==> flow/design.v <==
`timescale 1ns / 1ns
module hexDecoder(input [3:0]binIn, output [6:0]HEX);
	wire [0:3]c = binIn;
	assign HEX[0] = ((~c[0] & ~c[1] & ~c[2] & c[3]) | (~c[0] & c[1] & ~c[2] & ~c[3]) | (c[0] & ~c[1] & c[2] & c[3]) | (c[0] & c[1] & ~c[2] & c[3]));
	assign HEX[1] = ((~c[0] & c[1] & ~c[2] & c[3]) | (~c[0] & c[1] & c[2] & ~c[3]) | (c[0] & ~c[1] & c[2] & c[3]) | (c[0] & c[1] & ~c[2] & ~c[3])| (c[0] & c[1] & c[2] & ~c[3]) | (c[0] & c[1] & c[2] & c[3]));
	assign HEX[2] = ((~c[0] & ~c[1] & c[2] & ~c[3]) | (c[0] & c[1] & ~c[2] & ~c[3]) | (c[0] & c[1] & c[2] & ~c[3]) | (c[0] & c[1] & c[2] & c[3]));
	assign HEX[3] = ((~c[0] & ~c[1] & ~c[2] & c[3]) | (~c[0] & c[1] & ~c[2] & ~c[3]) | (~c[0] & c[1] & c[2] & c[3]) | (c[0] & ~c[1] & ~c[2] & c[3])| (c[0] & ~c[1] & c[2] & ~c[3]) | (c[0] & c[1] & c[2] & c[3]));
	assign HEX[4] = ((~c[0] & ~c[1] & ~c[2] & c[3]) | (~c[0] & ~c[1] & c[2] & c[3]) | (~c[0] & c[1] & ~c[2] & ~c[3]) | (~c[0] & c[1] & ~c[2] & c[3])| (~c[0] & c[1] & c[2] & c[3]) | (c[0] & ~c[1] & ~c[2] & c[3]));
	assign HEX[5] = ((~c[0] & ~c[1] & ~c[2] & c[3]) | (~c[0] & ~c[1] & c[2] & ~c[3]) | (~c[0] & ~c[1] & c[2] & c[3]) | (~c[0] & c[1] & c[2] & c[3])| (c[0] & c[1] & ~c[2] & c[3]));
	assign HEX[6] = ((~c[0] & ~c[1] & ~c[2] & ~c[3]) | (~c[0] & ~c[1] & ~c[2] & c[3]) | (~c[0] & c[1] & c[2] & c[3]) | (c[0] & c[1] & ~c[2] & ~c[3]));
endmodule
module binaryToBCD(
    binaryIn,
	Millions,
	HundredThousands,
	TenThousands,
	Thousands,
	Hundreds,
	Tens,
	Ones
    );
    input [39:0] binaryIn;
    output reg[3:0] Ones;
	output reg[3:0] Tens;
	output reg[3:0] Hundreds;
	output reg[3:0] Thousands;
	output reg[3:0] TenThousands;
	output reg[3:0] HundredThousands;
	output reg[3:0] Millions;
    integer i;   
     always @(binaryIn)
        begin
			Millions= 4'd0;
			HundredThousands= 4'd0;
			TenThousands= 4'd0;
			Thousands= 4'd0;
			Hundreds= 4'd0;
			Tens= 4'd0;
			Ones= 4'd0;
            for (i = 21; i >=0; i = i-1)  
            begin
				if(Millions>=5)
					Millions = Millions +3;
				if(HundredThousands>=5)
					HundredThousands = HundredThousands +3;
				if(TenThousands>=5)
					TenThousands = TenThousands +3;
				if(Thousands>=5)
					Thousands = Thousands +3;
				if(Hundreds>=5)
					Hundreds = Hundreds +3;
				if(Tens>=5)
					Tens = Tens +3;
				if(Ones>=5)
					Ones = Ones +3;
				Millions = Millions<<1;
				Millions[0] = HundredThousands[3];
				HundredThousands = HundredThousands<<1;
				HundredThousands[0] = TenThousands[3];
				TenThousands = TenThousands<<1;
				TenThousands[0] = Thousands[3];
				Thousands = Thousands<<1;
				Thousands[0] = Hundreds[3];
				Hundreds = Hundreds<<1;
				Hundreds[0] = Tens[3];
				Tens = Tens<<1;
				Tens[0] = Ones[3];
				Ones = Ones<<1;
				Ones[0] = binaryIn[i];
            end
        end     
endmodule
`timescale 1ns / 1ns
module prevData(clock, reset, received_data_en, received_data, prev_data);
	input clock, reset, received_data_en;
	input [7:0]received_data;
	output reg [7:0] prev_data;
	reg [7:0] current_data;
	always@(posedge clock)begin
		if(reset)begin
			prev_data <= 0;
			current_data <= 0;
		end
		else if(received_data_en)begin
			prev_data <= current_data;
			current_data <= received_data;
		end
		else
			prev_data <= 0;
	end
endmodule
`timescale 1ns / 1ns
module logicController(clock, reset, received_data, received_data_en, click, buy, one, two, three, four, five, six, seven, eight, selection, upgradeClick);
	input clock, reset, received_data_en;
	input [7:0]received_data;
	output reg click, buy, one, two, three, four, five, six, seven, eight, selection, upgradeClick;
	localparam IDLE = 0, CLICK = 1, BUY = 2, ONE = 3, TWO = 4, THREE = 5, FOUR = 6, FIVE = 7, SIX = 8, SEVEN = 9, EIGHT = 10, UPGRADECLICK = 11;
	reg [4:0] currentState;
	reg [4:0] nextState;
	always@(*)begin
		case(currentState)
			IDLE:	begin
						if(received_data_en)begin
							if(received_data == 'h29)
								nextState = CLICK;
							else if(received_data == 'h5A)
								nextState = BUY;
							else if(received_data == 'h16)
								nextState = ONE;
							else if(received_data == 'h1E)
								nextState = TWO;
							else if(received_data == 'h26)
								nextState = THREE;
							else if(received_data == 'h25)
								nextState = FOUR;
							else if(received_data == 'h2E)
								nextState = FIVE;
							else if(received_data == 'h36)
								nextState = SIX;
							else if(received_data == 'h3D)
								nextState = SEVEN;
							else if(received_data == 'h3E)
								nextState = EIGHT;
							else if(received_data == 'h21)
								nextState = UPGRADECLICK;
							else
								nextState = IDLE;
						end
						else
							nextState = IDLE;
					end		
			CLICK: nextState = IDLE;
			BUY: nextState = IDLE;
			ONE: nextState = IDLE;
			TWO: nextState = IDLE;
			THREE: nextState = IDLE;
			FOUR: nextState = IDLE;
			FIVE: nextState = IDLE;
			SIX: nextState = IDLE;
			SEVEN: nextState = IDLE;
			EIGHT: nextState = IDLE;
			UPGRADECLICK: nextState = IDLE;
			default: nextState = IDLE;
		endcase
	end
	always@(*)begin
		click = 0;
		buy = 0; 
		one = 0; 
		two = 0; 
		three = 0; 
		four = 0; 
		five = 0; 
		six = 0; 
		seven = 0; 
		eight = 0;
		selection = 0;
		upgradeClick = 0;
		case(currentState)
			CLICK: click = 1;
			BUY: buy = 1;
			ONE:	begin
						one = 1;
						selection = 1;
					end
			TWO:	begin
						two = 1;
						selection = 1;
					end
			THREE:begin
						three = 1;
						selection = 1;
					end
			FOUR:	begin
						four = 1;
						selection = 1;
					end
			FIVE: begin
						five = 1;
						selection = 1;
					end
			SIX:	begin
						six = 1;
						selection = 1;
					end
			SEVEN:begin 
						seven = 1;
						selection = 1;
					end
			EIGHT:begin 
						eight = 1;
						selection = 1;
					end
			UPGRADECLICK: upgradeClick = 1;
			default: begin
				click = 0;
				buy = 0; 
				one = 0; 
				two = 0; 
				three = 0; 
				four = 0; 
				five = 0; 
				six = 0; 
				seven = 0; 
				eight = 0;
				selection = 0;
				upgradeClick = 0;
			end
		endcase
	end
	always@(posedge clock)begin
		if(reset)
			currentState <= IDLE;
		else
			currentState <= nextState;
	end
endmodule
`timescale 1ns / 1ns
module logicDatapath(clock, reset, pulse, money, prev_data, selectedAsset, click, buy, upgradeClick, one, two, three, four, five, six, seven, eight);
	input clock, reset, pulse, click, buy, upgradeClick, one, two, three, four, five, six, seven, eight;
	input[7:0] prev_data;
	output reg [39:0] money;
	localparam ONE = 0, TWO = 1, THREE = 2, FOUR = 3, FIVE = 4, SIX = 5, SEVEN = 6, EIGHT = 7, BREAK = 'hF0;
	output reg [7:0] selectedAsset;
	reg[29:0] rate; 
	reg[29:0] clickRate;
	reg[29:0] clickRateCost;
	reg[23:0] assetCost[7:0];
	reg[23:0] assetRates[7:0];
	wire enoughMoney = (money>= assetCost[selectedAsset]);
	wire enoughMoneyClick = (money >= clickRateCost);
	always@(*)begin
			assetCost[ONE] = 10;
			assetCost[TWO] = 40;
			assetCost[THREE] = 250;
			assetCost[FOUR] = 2000;
			assetCost[FIVE] = 10000;
			assetCost[SIX] = 100000;
			assetCost[SEVEN] = 1000000;
			assetCost[EIGHT] = 10000000;
			assetRates[ONE] = 1;
			assetRates[TWO] = 5;
			assetRates[THREE] = 15;
			assetRates[FOUR] = 60;
			assetRates[FIVE] = 800;
			assetRates[SIX] = 10000;
			assetRates[SEVEN] = 50000;
			assetRates[EIGHT] = 500000;
	end
	always@(posedge clock)begin
		if(reset)
			selectedAsset <= ONE;
		else if(prev_data == BREAK)
			selectedAsset <= selectedAsset;
		else if(one)
			selectedAsset <= ONE;
		else if(two)
			selectedAsset <= TWO;
		else if(three)
			selectedAsset <= THREE;
		else if(four)
			selectedAsset <= FOUR;
		else if(five)
			selectedAsset <= FIVE;
		else if(six)
			selectedAsset <= SIX;
		else if(seven)
			selectedAsset <= SEVEN;
		else if(eight)
			selectedAsset <= EIGHT;
		else 
			selectedAsset <= selectedAsset;
	end
	always@(posedge clock)begin
		if(reset)
			money <= 10;
		else if(prev_data == BREAK)
			money <= money;
		else if(click)
			money <= money + clickRate;
		else if(buy && enoughMoney)
			money <= money - assetCost[selectedAsset];
		else if(upgradeClick && enoughMoneyClick)
			money <= money - clickRateCost;
		else if(pulse)
			money <= money + rate;
		else
			money <= money;
	end
	always@(posedge clock)begin
		if(reset)
			rate <= 0;
		else if(prev_data == BREAK)
			rate <= rate;
		else if(buy && enoughMoney)
			rate <= rate + assetRates[selectedAsset];
		else
			rate <= rate;
	end
	always@(posedge clock)begin
		if(reset)begin
			clickRate <= 1;
			clickRateCost <= 10;
		end
		else if(prev_data == BREAK)begin
			clickRate <= clickRate;
			clickRateCost <= clickRateCost;
		end
		else if(upgradeClick && enoughMoneyClick)begin
			clickRate <= clickRate * 2;
			clickRateCost <= clickRateCost * 2;
		end
		else begin 
			clickRate <= clickRate;
			clickRateCost <= clickRateCost;
		end
	end
endmodule
`timescale 1ns / 1ns
module money_clicker(clk, rst, key_data, key_valid, tick, money, asset, HEX0, HEX1, HEX2, HEX3, HEX4, HEX5);
	input clk;
	input rst;
	input [7:0] key_data;
	input key_valid;
	input tick;
	output [39:0] money;
	output [7:0] asset;
	output [6:0] HEX0, HEX1, HEX2, HEX3, HEX4, HEX5;
	wire [3:0] Millions;
	wire [3:0] HundredThousands;
	wire [3:0] TenThousands;
	wire [3:0] Thousands;
	wire [3:0] Hundreds;
	wire [3:0] Tens;
	wire [3:0] Ones;
	wire click, buy, upgradeClick, one, two, three, four, five, six, seven, eight;
	wire [7:0] prev_data;
	wire selection;
	binaryToBCD convert (money[39:0], Millions[3:0], HundredThousands[3:0], TenThousands[3:0], Thousands[3:0], Hundreds[3:0], Tens[3:0], Ones[3:0]);
	hexDecoder H0(Ones[3:0], HEX0);
	hexDecoder H1(Tens[3:0], HEX1);
	hexDecoder H2(Hundreds[3:0], HEX2);
	hexDecoder H3(Thousands[3:0], HEX3);
	hexDecoder H4(TenThousands[3:0], HEX4);
	hexDecoder H5(HundredThousands[3:0], HEX5);
	prevData prev(clk, rst, key_valid, key_data, prev_data);
	logicController control(clk, rst, key_data, key_valid, click, buy, one, two, three, four, five, six, seven, eight, selection, upgradeClick);
	logicDatapath datapath(clk, rst, tick, money, prev_data, asset, click, buy, upgradeClick, one, two, three, four, five, six, seven, eight);
endmodule
=== Tool chain data of money_clicker ===
The steps from the RTL of money_clicker to its reports follow in flow order.
Line numbers count from 1 in the design file above.
Operators: Yosys type, input widths -> output width; for muxes data width and select width s.
Library cell names are shortened.
The mark -- stands for no value.

* Top: money_clicker
* Clock: clk
* Cell library: sky130hd
* Timing corner: tt_025C_1v80

=== After elaboration ===
Yosys after proc, flatten, opt, wreduce and memory -nomap, before mapping. Print and check cells are not counted.
Memory sizes are those after Yosys's memory passes, which may raise the word count (mostly to a power of two), join words into wider ones and drop unused or constant bits.

* Add/sub/neg operators: 116
* Eq/ne operators: 19
* Reduce/logical cells: 16
* Bitwise gates (word level): 351
* Magnitude comparators: 113
* Mux-type cells: 144

{| class="wikitable"
|+ Operator list
! cell !! count
|-
| $ge 4x3->1 const B || 105
|-
| $pmux 24 s8 || 2
|-
| $mux 4 || 94
|-
| $add 4x2->4 const B || 90
|-
| $mux 24 || 7
|-
| $and 1x1->1 || 162
|-
| $or 1x1->1 || 162
|-
| $mux 40 || 4
|-
| $add 40x30->40 || 2
|-
| $mux 3 || 25
|-
| $eq 8x6->1 const B || 8
|-
| $mux 8 || 8
|-
| $add 3x2->3 const B || 15
|-
| $sub 40x24->40 || 1
|-
| $ge 40x24->1 || 1
|-
| $sub 40x30->40 || 1
|-
| $ge 40x30->1 || 1
|-
| $add 30x24->30 || 1
|-
| $not 1->1 || 27
|-
| $eq 8x5->1 const B || 2
|-
| $add 1x2->3 const AB || 5
|-
| $ge 1x3->1 const AB || 5
|-
| $reduce_or 13->1 || 1
|-
| $eq 3x3->1 const B || 4
|-
| $mux 12 || 1
|-
| $reduce_or 10->1 || 1
|-
| $reduce_and 2->1 || 4
|-
| $eq 8x7->1 const B || 1
|}

Not listed: further kinds 16, cells in them 19.

* Register bits after elaboration: 158
* Memory bits (read-only): 192
* Memories: 1

{| class="wikitable"
|+ Memory list
! name !! depth !! bits a word !! read ports !! wr ports !! RTL line !! text
|-
| (name not given) || 16 || 12 || 1 || 0 || 159 || <nowiki>case(currentState)</nowiki>
|}

=== Depth ===
Depth = most cells in a row (Yosys ltp): at word level without a register or memory, in the mapped netlist without a sequential cell, where the memories' decode and read muxes count.

* Depth after elaboration: 51
* ABC_AREA: 0
* Depth in mapped cells: 97
* Depth with buffers taken out: 92

=== After synthesis ===
The flow's flattened synthesis, as Yosys stat reports it; memories are mapped. The netlist is that of the ABC_AREA named above (0 if unset); the other value can give another one.
The area totals of this step are shown rounded.

{| class="wikitable"
|+ Cell types
! cell type !! count !! total area (um^2)
|-
| dfxtp_1 || 150 || 3,002.88
|-
| ha_1 || 179 || 2.24E+03
|-
| a21oi_1 || 313 || 1.57E+03
|-
| nand2_1 || 373 || 1.4E+03
|-
| nor2_1 || 355 || 1.33E+03
|-
| o21ai_0 || 236 || 1.18E+03
|-
| inv_1 || 221 || 829.546
|-
| xnor2_1 || 82 || 718.189
|-
| a211oi_1 || 90 || 675.648
|-
| mux2i_1 || 59 || 590.566
|-
| nor3_1 || 108 || 540.518
|-
| clkbuf_1 || 125 || 469.2
|-
| nand3_1 || 89 || 445.427
|-
| a21o_1 || 54 || 405.389
|-
| xor2_1 || 44 || 385.37
|-
| nand2b_1 || 58 || 362.848
|-
| and2_1 || 57 || 356.592
|-
| a21boi_0 || 45 || 337.824
|}

Other cell types: 122; their cells: 934.

* Sequential part of the area: 3,000 um^2
* Standard cells after synthesis: 3,572
* Cell area after synthesis: 25,000 um^2
* Flip-flops: 150

The figures by module come from a second, unflattened synthesis with its own total; it is not the netlist above.

* Cells (unflattened synthesis): 3,554
* Area total of the unflattened synthesis: 25,000 um^2

Rows give one instance, submodules left out.

{| class="wikitable"
|+ Modules
! module !! instances !! area (um^2) !! cells
|-
| logicDatapath || 1 || 13,000 || 1,845
|-
| binaryToBCD || 1 || 9,800 || 1,423
|-
| hexDecoder || 6 || 220 || 30
|-
| prevData || 1 || 510 || 43
|-
| logicController || 1 || 450 || 63
|-
| money_clicker || 1 || 0.0 || 0
|}

=== Path before layout ===
OpenSTA on the mapped netlist: ideal clock, no wires. The path of least setup slack (recovery checks aside). Input and output delay are each 20% of the period. Register names are those of the netlist, which keeps one name where synthesis merged equal registers.

* Path type: register -> output
* Start point: register datapath.money[19]
* End point: output HEX4[0]
* Clock period: 25.0 ns
* Data arrival time: 17.222 ns
* Required time: 20.000 ns
* Buffers on the path: 5
* Path slack: 2.778 ns
* Stages: 97
* External output delay: 5.000 ns
* Time at the first pin: 0.000 ns
* Path delay: 17.222 ns
* Synthesis period reached: 22.222 ns

"path delay" is the arrival time less input delay plus setup time.
A path that ends at an output port has no setup time.
"stages": output pins that drive a net of the path, with the launching flip-flop's if there is one; two outputs of one cell count as two.
"synthesis period reached" is the clock period less the worst setup slack; recovery checks do not enter. This is arithmetic on one report: input and output delays are still those of the set period (20% each).
Between the ends stands the longest chain of elaborated cells between them, by number of cells; it is not shown to be the way that was timed. Of several equally long chains one is given.
Each line given opens the expression or statement behind the cell; cells for indexed reads and writes are added by Yosys, which also makes memories of some case tables.
A register here has more assigning lines than the two given.

* Cells stage by stage: dfxtp_1 > buf_2 > inv_1 > ha_1 > inv_1 > ha_1 > buf_4 > a21oi_4 > xnor2_1 > ha_1 > and2b_1 > a211oi_4 > o211ai_4 > ha_1 > nor2b_1 > a21oi_1 > or4_1 > and2_1 > (+61 left out) > o31ai_1 > o31ai_1 > a32o_1 > a2bb2oi_1 > a211oi_4 > inv_1 > ha_1 > o21a_1 > o31a_1 > clkinv_1 > ha_1 > nand3_1 > a21boi_0 > o22a_1 > clkbuf_1 > and2_1 > nor2_1 > o211ai_1
* Length of the longest elaborated chain: 45
* Elaborated cells on any way between the ends: 256
* Those cells by class: 79 x add/sub; 79 x compare; 79 x mux; 19 x logic

{| class="wikitable"
|+ Ends and longest elaborated chain, after synthesis
! what !! RTL line !! text
|-
| start, declared || 222 || <nowiki>output reg [39:0] money;</nowiki>
|-
| start, assigned || 278 || <nowiki>money <= money;</nowiki>
|-
| start, assigned || 280 || <nowiki>money <= money + clickRate;</nowiki>
|-
| $add 4x2->4 || 55 || <nowiki>Ones = Ones +3;</nowiki>
|-
| $mux 4 || 54 || <nowiki>if(Ones>=5)</nowiki>
|-
| $ge 4x3->1 || 54 ||
|-
| $mux 4 || 54 ||
|-
| $ge 4x3->1 || 54 ||
|-
| $mux 4 || 54 ||
|-
| $ge 4x3->1 || 54 ||
|-
| (+27 left out) || -- ||
|-
| $add 4x2->4 || 49 || <nowiki>Thousands = Thousands +3;</nowiki>
|-
| $mux 4 || 48 || <nowiki>if(Thousands>=5)</nowiki>
|-
| $add 4x2->4 || 47 || <nowiki>TenThousands = TenThousands +3;</nowiki>
|-
| $mux 4 || 46 || <nowiki>if(TenThousands>=5)</nowiki>
|-
| $not 1->1 || 4 || <nowiki>assign HEX[0] = ((~c[0] & ~c[1] & ~c[2] & c[3]) | (~c[0] & c[1] & ~c[2] & ~c[3]) | (c[0] & ~c[1] & c[2] & c[3] ...</nowiki>
|-
| $and 1x1->1 (3 in a row) || 4 ||
|-
| $or 1x1->1 (3 in a row) || 4 ||
|-
| end, declared || 328 || <nowiki>output [6:0] HEX0, HEX1, HEX2, HEX3, HEX4, HEX5;</nowiki>
|}

=== Worst path after layout ===
Path of least setup slack in the final report of entry B (OpenROAD, finished layout, wires in). Where an end is a register, its clock arrival counts in the times.

* Path type: register -> output
* Start point: register datapath.money[20]
* End point: output HEX5[4]
* Time at the first pin: 0.46 ns
* Required time: 20.00 ns
* Path slack: 1.17 ns
* Stages: 86
* External output delay: 5.00 ns
* Buffers on the path: 1
* Clock period: 25.0 ns
* Data arrival time: 18.83 ns

Between the ends stands the longest chain of elaborated cells between them, by number of cells; it is not shown to be the way that was timed. Of several equally long chains one is given.
A register here has more assigning lines than the two given.

* Cells stage by stage: dfxtp_4 > inv_1 > ha_1 > inv_1 > ha_4 > a21oi_4 > xnor2_4 > ha_1 > and2b_1 > a211oi_4 > o211ai_4 > ha_1 > nand2b_1 > a221o_1 > or4_1 > and2_1 > ha_1 > a21o_1 > (+50 left out) > and2_1 > inv_1 > ha_1 > a221oi_1 > o31ai_1 > o31ai_2 > a32o_2 > or3_1 > and2_1 > ha_1 > o22a_1 > o31ai_4 > ha_1 > o21ai_1 > a22o_2 > or3_1 > o211ai_1 > clkdlybuf4s50_1
* Length of the longest elaborated chain: 49
* Elaborated cells on any way between the ends: 308
* Those cells by class: 95 x add/sub; 95 x compare; 95 x mux; 23 x logic

{| class="wikitable"
|+ Ends and longest elaborated chain, after layout
! what !! RTL line !! text
|-
| start, declared || 222 || <nowiki>output reg [39:0] money;</nowiki>
|-
| start, assigned || 278 || <nowiki>money <= money;</nowiki>
|-
| start, assigned || 280 || <nowiki>money <= money + clickRate;</nowiki>
|-
| $add 4x2->4 || 55 || <nowiki>Ones = Ones +3;</nowiki>
|-
| $mux 4 || 54 || <nowiki>if(Ones>=5)</nowiki>
|-
| $ge 4x3->1 || 54 ||
|-
| $mux 4 || 54 ||
|-
| $ge 4x3->1 || 54 ||
|-
| $mux 4 || 54 ||
|-
| $ge 4x3->1 || 54 ||
|-
| (+29 left out) || -- ||
|-
| $add 4x2->4 || 47 || <nowiki>TenThousands = TenThousands +3;</nowiki>
|-
| $mux 4 || 46 || <nowiki>if(TenThousands>=5)</nowiki>
|-
| $add 3x2->3 || 45 || <nowiki>HundredThousands = HundredThousands +3;</nowiki>
|-
| $mux 3 || 44 || <nowiki>if(HundredThousands>=5)</nowiki>
|-
| $not 1->1 || 8 || <nowiki>assign HEX[4] = ((~c[0] & ~c[1] & ~c[2] & c[3]) | (~c[0] & ~c[1] & c[2] & c[3]) | (~c[0] & c[1] & ~c[2] & ~c[3 ...</nowiki>
|-
| $and 1x1->1 (3 in a row) || 8 ||
|-
| $or 1x1->1 (5 in a row) || 8 ||
|-
| end, declared || 328 || <nowiki>output [6:0] HEX0, HEX1, HEX2, HEX3, HEX4, HEX5;</nowiki>
|}

Measured data: module money_clicker, platform sky130hd, 7 stored runs of the flow under differing settings, order arbitrary. Input and output delays are each 20% of the period that was set; the output load is 0.01 pF.
"achieved period" means the clock period less the worst setup slack. The figure is calculated, with input and output delays left at 20% of the set period.
"time on the worst setup path": the worst setup path's part of the clock period (all of it between registers, 20% less for each end at a port) less its slack. A launch clock that arrives late makes it longer, a capture clock that arrives late makes it shorter.
Results are given in rounded form.

=== Entry A ===
{| class="wikitable"
! Setting !! Value
|-
| ABC_AREA || 1
|-
| CAP_MARGIN || 10
|-
| CELL_PAD_IN_SITES_DETAIL_PLACEMENT || 2
|-
| CORE_ASPECT_RATIO || 1.63
|-
| CORE_MARGIN || 3
|-
| CORE_UTILIZATION || 48
|-
| CTS_CLUSTER_SIZE || 78
|-
| GPL_ROUTABILITY_DRIVEN || 1
|-
| GPL_TIMING_DRIVEN || 0
|-
| MAX_ROUTING_LAYER || met5
|-
| MIN_ROUTING_LAYER || met2
|-
| PLACE_DENSITY || 0.73
|-
| SETUP_SLACK_MARGIN || 1.11
|-
| SLEW_MARGIN || 20
|-
| period_ns || 13.3
|}
Unfinished; error DPL-0033 in placement.

=== Entry B ===
{| class="wikitable"
! Setting !! Value
|-
| CAP_MARGIN || 35
|-
| CELL_PAD_IN_SITES_DETAIL_PLACEMENT || 1
|-
| SLEW_MARGIN || 15
|-
| period_ns || 25.0
|-
| CORE_MARGIN || 2
|-
| CORE_UTILIZATION || 40
|-
! Result !! Value
|-
| Time on the worst setup path || 18.83 ns
|-
| Kind of the worst setup path || register -> output
|-
| Standard-cell area after layout || 27,000 um^2
|-
| Worst hold slack || 0.46 ns
|-
| Setup slack of the worst path || 1.2 ns
|-
| Die size || 63,000 um^2
|-
| Yosys chip area after synthesis || 25,000 um^2
|-
| Achieved period || 23.834 ns
|-
| Utilization || 45 %
|-
| Setup TNS || 0.000 ns
|}

=== Entry C ===
{| class="wikitable"
! Setting !! Value
|-
| ABC_AREA || 0
|-
| CELL_PAD_IN_SITES_DETAIL_PLACEMENT || 0
|-
| CELL_PAD_IN_SITES_GLOBAL_PLACEMENT || 2
|-
| CORE_MARGIN || 6
|-
| CORE_UTILIZATION || 41
|-
| CTS_CLUSTER_DIAMETER || 155
|-
| CTS_CLUSTER_SIZE || 58
|-
| MIN_ROUTING_LAYER || met2
|-
| TNS_END_PERCENT || 65
|-
| period_ns || 14.0
|-
| CAP_MARGIN || 20
|-
| SLEW_MARGIN || 20
|-
! Result !! Value
|-
| Time on the worst setup path || 15.52 ns
|-
| Kind of the worst setup path || register -> output
|-
| Standard-cell area after layout || 36,000 um^2
|-
| Worst hold slack || 0.46 ns
|-
| Setup slack of the worst path || -4.3 ns
|-
| Die size || 66,000 um^2
|-
| Yosys chip area after synthesis || 25,000 um^2
|-
| Achieved period || 18.316 ns
|-
| Utilization || 61 %
|-
| Setup TNS || -140 ns
|}

=== Entry D ===
{| class="wikitable"
! Setting !! Value
|-
| CELL_PAD_IN_SITES_DETAIL_PLACEMENT || 1
|-
| CELL_PAD_IN_SITES_GLOBAL_PLACEMENT || 2
|-
| CORE_ASPECT_RATIO || 0.98
|-
| CORE_MARGIN || 7
|-
| CORE_UTILIZATION || 39
|-
| MIN_ROUTING_LAYER || met1
|-
| PLACE_DENSITY_LB_ADDON || 0.24
|-
| SETUP_SLACK_MARGIN || -1.33
|-
| period_ns || 13.9
|-
| CAP_MARGIN || 20
|-
| SLEW_MARGIN || 20
|-
! Result !! Value
|-
| Time on the worst setup path || 16.71 ns
|-
| Kind of the worst setup path || register -> output
|-
| Standard-cell area after layout || 37,000 um^2
|-
| Worst hold slack || 0.46 ns
|-
| Setup slack of the worst path || -5.6 ns
|-
| Die size || 70,000 um^2
|-
| Yosys chip area after synthesis || 25,000 um^2
|-
| Achieved period || 19.493 ns
|-
| Utilization || 59 %
|-
| Setup TNS || -180 ns
|}

=== Entry E ===
{| class="wikitable"
! Setting !! Value
|-
| ABC_AREA || 1
|-
| CAP_MARGIN || 35
|-
| CELL_PAD_IN_SITES_DETAIL_PLACEMENT || 1
|-
| CELL_PAD_IN_SITES_GLOBAL_PLACEMENT || 1
|-
| CORE_MARGIN || 4
|-
| CTS_CLUSTER_DIAMETER || 86
|-
| CTS_CLUSTER_SIZE || 82
|-
| GPL_ROUTABILITY_DRIVEN || 0
|-
| SLEW_MARGIN || 15
|-
| period_ns || 40.5
|-
| CORE_UTILIZATION || 40
|-
! Result !! Value
|-
| Time on the worst setup path || 16.16 ns
|-
| Kind of the worst setup path || register -> output
|-
| Standard-cell area after layout || 23,000 um^2
|-
| Worst hold slack || 0.43 ns
|-
| Setup slack of the worst path || 16 ns
|-
| Die size || 56,000 um^2
|-
| Yosys chip area after synthesis || 21,000 um^2
|-
| Achieved period || 24.260 ns
|-
| Utilization || 45 %
|-
| Setup TNS || 0.000 ns
|}

=== Entry F ===
{| class="wikitable"
! Setting !! Value
|-
| CELL_PAD_IN_SITES_DETAIL_PLACEMENT || 2
|-
| CELL_PAD_IN_SITES_GLOBAL_PLACEMENT || 1
|-
| CORE_ASPECT_RATIO || 0.94
|-
| CORE_MARGIN || 3
|-
| CORE_UTILIZATION || 72
|-
| CTS_CLUSTER_DIAMETER || 145
|-
| CTS_CLUSTER_SIZE || 63
|-
| GPL_ROUTABILITY_DRIVEN || 0
|-
| MAX_ROUTING_LAYER || met5
|-
| PLACE_DENSITY_LB_ADDON || 0.01
|-
| SETUP_SLACK_MARGIN || 5.0
|-
| SLEW_MARGIN || 5
|-
| period_ns || 29.9
|-
| CAP_MARGIN || 20
|}
Unfinished; error FLW-0024 in placement.

=== Entry G ===
{| class="wikitable"
! Setting !! Value
|-
| ABC_AREA || 1
|-
| CAP_MARGIN || 35
|-
| CELL_PAD_IN_SITES_DETAIL_PLACEMENT || 0
|-
| CELL_PAD_IN_SITES_GLOBAL_PLACEMENT || 1
|-
| CORE_MARGIN || 5
|-
| CTS_CLUSTER_DIAMETER || 86
|-
| CTS_CLUSTER_SIZE || 82
|-
| GPL_ROUTABILITY_DRIVEN || 0
|-
| SLEW_MARGIN || 15
|-
| TNS_END_PERCENT || 15
|-
| period_ns || 40.5
|-
| CORE_UTILIZATION || 40
|-
! Result !! Value
|-
| Time on the worst setup path || 15.68 ns
|-
| Kind of the worst setup path || register -> output
|-
| Standard-cell area after layout || 23,000 um^2
|-
| Worst hold slack || 0.43 ns
|-
| Setup slack of the worst path || 17 ns
|-
| Die size || 57,000 um^2
|-
| Yosys chip area after synthesis || 21,000 um^2
|-
| Achieved period || 23.777 ns
|-
| Utilization || 45 %
|-
| Setup TNS || 0.000 ns
|}
